==> flow/design.v <==
`timescale 1 ns / 1 ns
module FM_demodulator
          (
           clk,
           reset,
           clk_enable,
           inp_I,
           inp_Q,
           out_fm
          );
  input   clk;
  input   reset;
  input   clk_enable;
  input   signed [38:0] inp_I;   
  input   signed [38:0] inp_Q;   
  output  [12:0] out_fm;   
  wire enb;
  reg signed [38:0] Delay1_out1;   
  reg signed [38:0] Delay2_out1;   
  reg signed [38:0] Delay4_out1;   
  wire signed [31:0] Sum4_sub_cast;   
  wire signed [31:0] Sum4_sub_cast_1;   
  wire signed [31:0] Sum4_sub_temp;   
  wire signed [29:0] Sum4_out1;   
  wire signed [68:0] Product_mul_temp;   
  wire signed [32:0] Product_out1;   
  reg signed [38:0] Delay3_out1;   
  wire signed [30:0] Sum3_sub_cast;   
  wire signed [30:0] Sum3_sub_cast_1;   
  wire signed [30:0] Sum3_sub_temp;   
  wire signed [28:0] Sum3_out1;   
  wire signed [67:0] Product2_mul_temp;   
  wire signed [32:0] Product2_out1;   
  wire signed [31:0] Sum5_sub_cast;   
  wire signed [31:0] Sum5_sub_cast_1;   
  wire signed [31:0] Sum5_sub_temp;   
  wire [12:0] OUTPUT_rsvd;   
  reg [12:0] OUTPUT_rsvdreg;
  assign enb = clk_enable;
  always @(posedge clk or posedge reset)
    begin : Delay1_process
      if (reset == 1'b1) begin
        Delay1_out1 <= 39'sh0000000000;
      end
      else begin
        if (enb) begin
          Delay1_out1 <= inp_I;
        end
      end
    end
  always @(posedge clk or posedge reset)
    begin : Delay2_process
      if (reset == 1'b1) begin
        Delay2_out1 <= 39'sh0000000000;
      end
      else begin
        if (enb) begin
          Delay2_out1 <= inp_Q;
        end
      end
    end
  always @(posedge clk or posedge reset)
    begin : Delay4_process
      if (reset == 1'b1) begin
        Delay4_out1 <= 39'sh0000000000;
      end
      else begin
        if (enb) begin
          Delay4_out1 <= Delay2_out1;
        end
      end
    end
  assign Sum4_sub_cast = inp_Q[38:7];
  assign Sum4_sub_cast_1 = Delay4_out1[38:7];
  assign Sum4_sub_temp = Sum4_sub_cast - Sum4_sub_cast_1;
  assign Sum4_out1 = Sum4_sub_temp[29:0];
  assign Product_mul_temp = Delay1_out1 * Sum4_out1;
  assign Product_out1 = Product_mul_temp[66:34];
  always @(posedge clk or posedge reset)
    begin : Delay3_process
      if (reset == 1'b1) begin
        Delay3_out1 <= 39'sh0000000000;
      end
      else begin
        if (enb) begin
          Delay3_out1 <= Delay1_out1;
        end
      end
    end
  assign Sum3_sub_cast = inp_I[38:8];
  assign Sum3_sub_cast_1 = Delay3_out1[38:8];
  assign Sum3_sub_temp = Sum3_sub_cast - Sum3_sub_cast_1;
  assign Sum3_out1 = Sum3_sub_temp[28:0];
  assign Product2_mul_temp = Sum3_out1 * Delay2_out1;
  assign Product2_out1 = Product2_mul_temp[65:33];
  assign Sum5_sub_cast = {Product_out1[32], Product_out1[32:2]};
  assign Sum5_sub_cast_1 = {Product2_out1[32], Product2_out1[32:2]};
  assign Sum5_sub_temp = Sum5_sub_cast - Sum5_sub_cast_1;
  assign OUTPUT_rsvd = Sum5_sub_temp[29:17];
always @(posedge clk)
    begin : OUTPUT_rsvdreg_process    
        if (enb) begin
          OUTPUT_rsvdreg <= OUTPUT_rsvd;
       end
    end
  assign out_fm = OUTPUT_rsvdreg;
endmodule   
; ---- From RTL to reports: FM_demodulator
; Each step is given for the RTL above and for the edited RTL.
; Lines under "orig" count in the file above, lines under "edited" in the edited file.
; "change": "edited" minus "orig" as printed here. "rel_change_pct": 100 x difference / "orig".
; Operators carry their Yosys type and port widths (W data, S select, Z words).
; Cell names lack the library's common part.
; A cell with -- has no value.
[setup]
top_module = FM_demodulator
clock_port = clk
lib = sky130hd
pvt_corner = tt_025C_1v80

; ---- Diff
; Unified diff, file above to edited file.
; This change comes from a script, not from a designer. The edited design behaves differently; no optimisation was intended.
; begin of diff
@@ -7,5 +7,5 @@
            inp_I,
            inp_Q,
-           out_fm
+           out_fm_pad
           );
   input   clk;
@@ -14,5 +14,9 @@
   input   signed [38:0] inp_I;   
   input   signed [38:0] inp_Q;   
-  output  [12:0] out_fm;   
+  output  [12:0] out_fm_pad;   
+  wire [12:0] out_fm;
+  reg [12:0] out_fm_p1;
+  always @(posedge clk) out_fm_p1 <= out_fm;
+  assign out_fm_pad = out_fm_p1;
   wire enb;
   reg signed [38:0] Delay1_out1;   
; end of diff

; ---- Word level
; Yosys after proc, flatten, opt, wreduce and memory -nomap, before mapping. Enables and synchronous resets that opt folds into registers are not counted as muxes. Memory bits, and registers merged into a memory's read port (data or address), are not among the register bits. Print and check cells are not counted. Equal cells are merged and count once.
[bits]
columns = element, orig, edited, change, rel_change_pct
row1 = regBits, 165, 178, 13, 7.88
row2 = latchBits, 0, 0, 0, --
row3 = mem_bits_rw, 0, 0, 0, --
row4 = mem_bits_ro, 0, 0, 0, --
row5 = clocked_rd_ports_x_width, 0, 0, 0, --
row6 = mem_count, 0, 0, 0, --
row7 = out_inout_bits, 13, 13, 0, 0.00
row8 = word_cells, 10, 11, 1, 10.00
[op_classes]
columns = element, orig, edited, change, rel_change_pct
row1 = add_sub_neg, 3, 3, 0, 0.00
row2 = multipliers, 2, 2, 0, 0.00
row3 = div, 0, 0, 0, --
row4 = n_cmp, 0, 0, 0, --
row5 = eq_ne, 0, 0, 0, --
row6 = shift, 0, 0, 0, --
row7 = muxes, 0, 0, 0, --
row8 = logic, 0, 0, 0, --
row9 = reduce_and_logical, 0, 0, 0, --
; Operator kinds equal on both sides are left out: 4.

; ---- Longest topological paths
; Longest topological path by Yosys (ltp), each cell counted once; first at word level (registers and memories cut), then after technology mapping (sequential cells cut; the memories' decode and read muxes count).
[logic_depth]
columns = element, orig, edited, change, rel_change_pct
row1 = word_depth, 3, 3, 0, 0.00
row2 = ABC_AREA, 0, 0, --, --
row3 = ltp_mapped, 61, 57, -4, -6.56
row4 = depth_no_buf, 60, 56, -4, -6.67

; ---- Mapped cells and area
; Source: synth_stat.txt of the flow (Yosys; design flattened, memories mapped). It holds for the ABC_AREA given above (unset counts as 0); a run with the other value may have another netlist.
[types]
columns = type, orig, edited, change, rel_change_pct
row1 = and2_1, 463, 443, -20, -4.32
row2 = and3_1, 12, 28, 16, 133.33
row3 = a21o_1, 59, 74, 15, 25.42
row4 = or2_2, 31, 17, -14, -45.16
row5 = nor2b_1, 103, 90, -13, -12.62
row6 = nand3_1, 36, 49, 13, 36.11
row7 = dfxtp_1, 0, 13, 13, --
row8 = nand2_1, 1707, 1696, -11, -0.64
row9 = o21ai_0, 117, 107, -10, -8.55
row10 = nand2b_1, 90, 100, 10, 11.11
row11 = inv_1, 2538, 2544, 6, 0.24
row12 = xor2_1, 42, 36, -6, -14.29
row13 = nand4_1, 25, 19, -6, -24.00
row14 = nor4_1, 9, 4, -5, -55.56
row15 = clkbuf_1, 473, 477, 4, 0.85
row16 = a221oi_1, 6, 2, -4, -66.67
row17 = and4_1, 6, 2, -4, -66.67
row18 = a31oi_1, 5, 9, 4, 80.00
; Cell types equal on both sides are left out: 13.
; The list need not be complete.
[mapped]
columns = element, orig, edited, change, rel_change_pct
row1 = cells, 9256, 9259, 3, 0.03
row2 = yosys_area_um2, 84165.7, 84478.5, 312.8, 0.37
row3 = seqArea_um2, 3818.7, 4078.9, 260.2, 6.81
row4 = ffs, 150, 163, 13, 8.67
row5 = n_buf, 495, 497, 2, 0.40

; ---- Timing after synthesis
; Source: OpenSTA report_checks on the synthesized netlist (no wires, ideal clock, input and output delay 20% of the period each), path of least setup slack; recovery checks are left aside. Register names are those of the netlist, which keeps one name where synthesis merged equal registers.
[synth_path]
columns = element, orig, edited, change, rel_change_pct
row1 = path_type, input -> register, input -> register, --, --
row2 = startpoint, input port inp_Q[7], input port inp_Q[7], --, --
row3 = endpoint, register OUTPUT_rsvdreg[12], register OUTPUT_rsvdreg[12], --, --
row4 = clock_period_ns, 25.0, 25.0, 0.0, 0.00
row5 = arrival_ns, 17.459, 16.612, -0.847, -4.85
row6 = required_ns, 24.732, 24.731, -0.001, 0.00
row7 = slack_ns, 7.274, 8.118, 0.844, --
row8 = delay_ns, 12.727, 11.881, -0.846, -6.65
row9 = path_stages, 57, 56, -1, -1.75
row10 = n_path_buf, 2, 1, -1, -50.00
row11 = period_less_setup_slack_ns, 17.726, 16.882, -0.844, -4.76
; "delay_ns" is the arrival time less input delay plus setup time.
; "path_stages" counts driving pins, that of a launching flip-flop among them; a cell with two outputs on the path counts twice.
; "period_less_setup_slack_ns" = period - worst setup slack (recovery checks aside). The figure is calculated, with input and output delays left at 20% of the set period.
; Between the ends stands the longest chain of elaborated cells between them, by number of cells; it is not shown to be the way that was timed. Of several equally long chains one is given.
; Each line given opens the expression or statement behind the cell; cells for indexed reads and writes are added by Yosys, which also makes memories of some case tables.
[synth_between_orig]
cell_sequence = inv_1 ha_1 fa_1 nor2b_1 o31ai_1 a2111oi_0 o311ai_0 a21boi_0 o21a_1 o21a_1 o21ai_0 nand2b_1 nand2_1 o221ai_1 xor2_1 clkbuf_1 clkbuf_1 nand2_1 [21 not listed] o21ai_0 nor2_1 o21a_1 xnor2_1 ha_1 a21o_1 a21o_1 o21ai_0 nor2b_1 o21a_1 nor4_1 a221oi_1 o21ai_2 a221o_1 a21oi_2 xnor3_1 xor3_1 xnor3_1
elab_chain_cells = 3
[synth_rtl_orig]
columns = element, line_no
row1 = start: declaration, 15  ; input   signed [38:0] inp_Q;
row2 = $sub A30 B30 Y30, 75  ; assign Sum4_sub_temp = Sum4_sub_cast - Sum4_sub_cast_1;
row3 = $mul A39 B30 Y66, 77
row4 = $sub A30 B30 Y30, 98  ; assign Sum5_sub_temp = Sum5_sub_cast - Sum5_sub_cast_1;
row5 = end: assignment, 103  ; OUTPUT_rsvdreg <= OUTPUT_rsvd;
row6 = end: declaration, 38  ; reg [12:0] OUTPUT_rsvdreg;
[synth_between_edited]
cell_sequence = inv_1 ha_1 fa_1 nand2b_1 a21boi_0 o21ai_0 a21oi_1 o21ai_0 a21boi_0 o21a_1 o21a_1 o21ai_0 a21boi_0 o21a_1 or3_1 clkbuf_1 and3_1 fa_1 [20 not listed] a21boi_0 o21ai_0 a21boi_0 o21a_1 nor2_1 xnor2_1 ha_1 a21oi_1 o21ai_0 a31oi_1 nor2_1 a21oi_1 o311ai_2 a31o_1 a311oi_2 xnor3_1 xnor3_1 xor3_1
elab_chain_cells = 3
[synth_rtl_edited]
columns = element, line_no
row1 = start: declaration, 15  ; input   signed [38:0] inp_Q;
row2 = $sub A30 B30 Y30, 79  ; assign Sum4_sub_temp = Sum4_sub_cast - Sum4_sub_cast_1;
row3 = $mul A39 B30 Y66, 81
row4 = $sub A30 B30 Y30, 102  ; assign Sum5_sub_temp = Sum5_sub_cast - Sum5_sub_cast_1;
row5 = end: assignment, 107  ; OUTPUT_rsvdreg <= OUTPUT_rsvd;
row6 = end: declaration, 42  ; reg [12:0] OUTPUT_rsvdreg;

; ---- Path in the finished layout
; Path of least setup slack in the final report of the runs of pair A (OpenROAD, finished layout, wires in). Where an end is a register, its clock arrival counts in the times.
[layout_path]
columns = element, orig, edited, change, rel_change_pct
row1 = path_type, input -> register, input -> register, --, --
row2 = startpoint, input port inp_Q[7], input port inp_Q[7], --, --
row3 = endpoint, register OUTPUT_rsvdreg[12], register OUTPUT_rsvdreg[12], --, --
row4 = clock_period_ns, 25.0, 25.0, 0.0, 0.00
row5 = arrival_ns, 20.98, 19.91, -1.07, -5.10
row6 = required_ns, 25.26, 25.29, 0.03, 0.12
row7 = slack_ns, 4.28, 5.38, 1.10, --
row8 = path_stages, 55, 58, 3, 5.45
row9 = n_path_buf, 3, 2, -1, -33.33
; Between the ends stands the longest chain of elaborated cells between them, by number of cells; it is not shown to be the way that was timed. Of several equally long chains one is given.
[layout_between_orig]
cell_sequence = clkdlybuf4s50_1 inv_1 ha_2 fa_1 nor2b_1 o31ai_1 a2111oi_0 buf_4 o311ai_0 a21boi_0 o21a_1 o21a_1 o21ai_0 nand2b_1 xor2_4 buf_4 nand2_1 fa_1 [19 not listed] nor2_1 o21ai_0 o41ai_1 o21bai_1 xor2_1 ha_1 and3_1 o21ai_0 nor2b_1 o21a_1 nor4_1 a221oi_1 o21ai_2 a221o_1 a21oi_2 xnor3_1 xor3_1 xnor3_1
elab_chain_cells = 3
[layout_rtl_orig]
columns = element, line_no
row1 = start: declaration, 15  ; input   signed [38:0] inp_Q;
row2 = $sub A30 B30 Y30, 75  ; assign Sum4_sub_temp = Sum4_sub_cast - Sum4_sub_cast_1;
row3 = $mul A39 B30 Y66, 77
row4 = $sub A30 B30 Y30, 98  ; assign Sum5_sub_temp = Sum5_sub_cast - Sum5_sub_cast_1;
row5 = end: assignment, 103  ; OUTPUT_rsvdreg <= OUTPUT_rsvd;
row6 = end: declaration, 38  ; reg [12:0] OUTPUT_rsvdreg;
[layout_between_edited]
cell_sequence = clkdlybuf4s50_1 inv_1 ha_2 fa_1 nand2b_1 a21boi_0 o21ai_0 a21oi_1 o21ai_0 a21boi_0 o21a_1 o21a_1 o21ai_0 a21boi_0 o21a_1 or3_1 buf_4 and3_1 [22 not listed] a21boi_0 o21ai_0 a21boi_0 o21a_1 nor2_1 xnor2_1 ha_1 a21oi_1 o21ai_0 a31oi_1 nor2_1 a21oi_1 o311ai_2 a31o_1 a311oi_2 xnor3_1 xnor3_1 xor3_1
elab_chain_cells = 3
[layout_rtl_edited]
columns = element, line_no
row1 = start: declaration, 15  ; input   signed [38:0] inp_Q;
row2 = $sub A30 B30 Y30, 79  ; assign Sum4_sub_temp = Sum4_sub_cast - Sum4_sub_cast_1;
row3 = $mul A39 B30 Y66, 81
row4 = $sub A30 B30 Y30, 102  ; assign Sum5_sub_temp = Sum5_sub_cast - Sum5_sub_cast_1;
row5 = end: assignment, 107  ; OUTPUT_rsvdreg <= OUTPUT_rsvd;
row6 = end: declaration, 42  ; reg [12:0] OUTPUT_rsvdreg;

; ---- Measured runs
; Both versions went through the flow (Yosys, OpenROAD) with the same settings in each pair. Constraints: input delay and output delay 20% of the set period each, output load 0.01 pF.
[flow_settings_pair_A]
CORE_UTILIZATION = 40
period_ns = 25.0
CAP_MARGIN = 20
CORE_MARGIN = 2
SLEW_MARGIN = 20
[results_pair_A]
columns = element, orig, edited, change, rel_change_pct
row1 = synthesis_area_um2, 84165.7, 84478.5, 312.8, 0.37
row2 = design.die.area_um2, 214101.0, 214888.0, 787.0, 0.37
row3 = finalCellArea_um2, 88951.6, 89338.2, 386.6, 0.43
row4 = finalUtil_pct, 42.5, 42.6, 0.1, --
row5 = timing.setup.ws_ns, 4.285, 5.383, 1.098, --
row6 = fin_tns_ns, 0.000, 0.000, 0.000, --
row7 = worst_hold_slack_ns, 0.491, 0.362, -0.129, --
row8 = achievedPeriod_ns, 20.715, 19.617, -1.098, -5.30
[flow_settings_pair_B]
CAP_MARGIN = 15
CELL_PAD_IN_SITES_DETAIL_PLACEMENT = 1
CORE_ASPECT_RATIO = 0.79
CORE_UTILIZATION = 41
CTS_CLUSTER_SIZE = 48
MIN_ROUTING_LAYER = met2
PLACE_DENSITY_LB_ADDON = 0.14
SETUP_SLACK_MARGIN = -1.97
TNS_END_PERCENT = 50
period_ns = 22.7
CORE_MARGIN = 2
SLEW_MARGIN = 20
[results_pair_B]
columns = element, orig, edited, change, rel_change_pct
row1 = synthesis_area_um2, 84165.7, 84478.5, 312.8, 0.37
row2 = design.die.area_um2, 208947.0, 209717.0, 770.0, 0.37
row3 = finalCellArea_um2, 89059.2, 89379.5, 320.3, 0.36
row4 = finalUtil_pct, 43.7, 43.5, -0.2, --
row5 = timing.setup.ws_ns, 2.053, 3.122, 1.069, --
row6 = fin_tns_ns, 0.000, 0.000, 0.000, --
row7 = worst_hold_slack_ns, 0.489, 0.344, -0.145, --
row8 = achievedPeriod_ns, 20.647, 19.578, -1.069, -5.18
; "achievedPeriod_ns" is the run's clock period less its worst setup slack. It is reckoned from that one timing run; input and output delays stay at 20% of the period that was set.
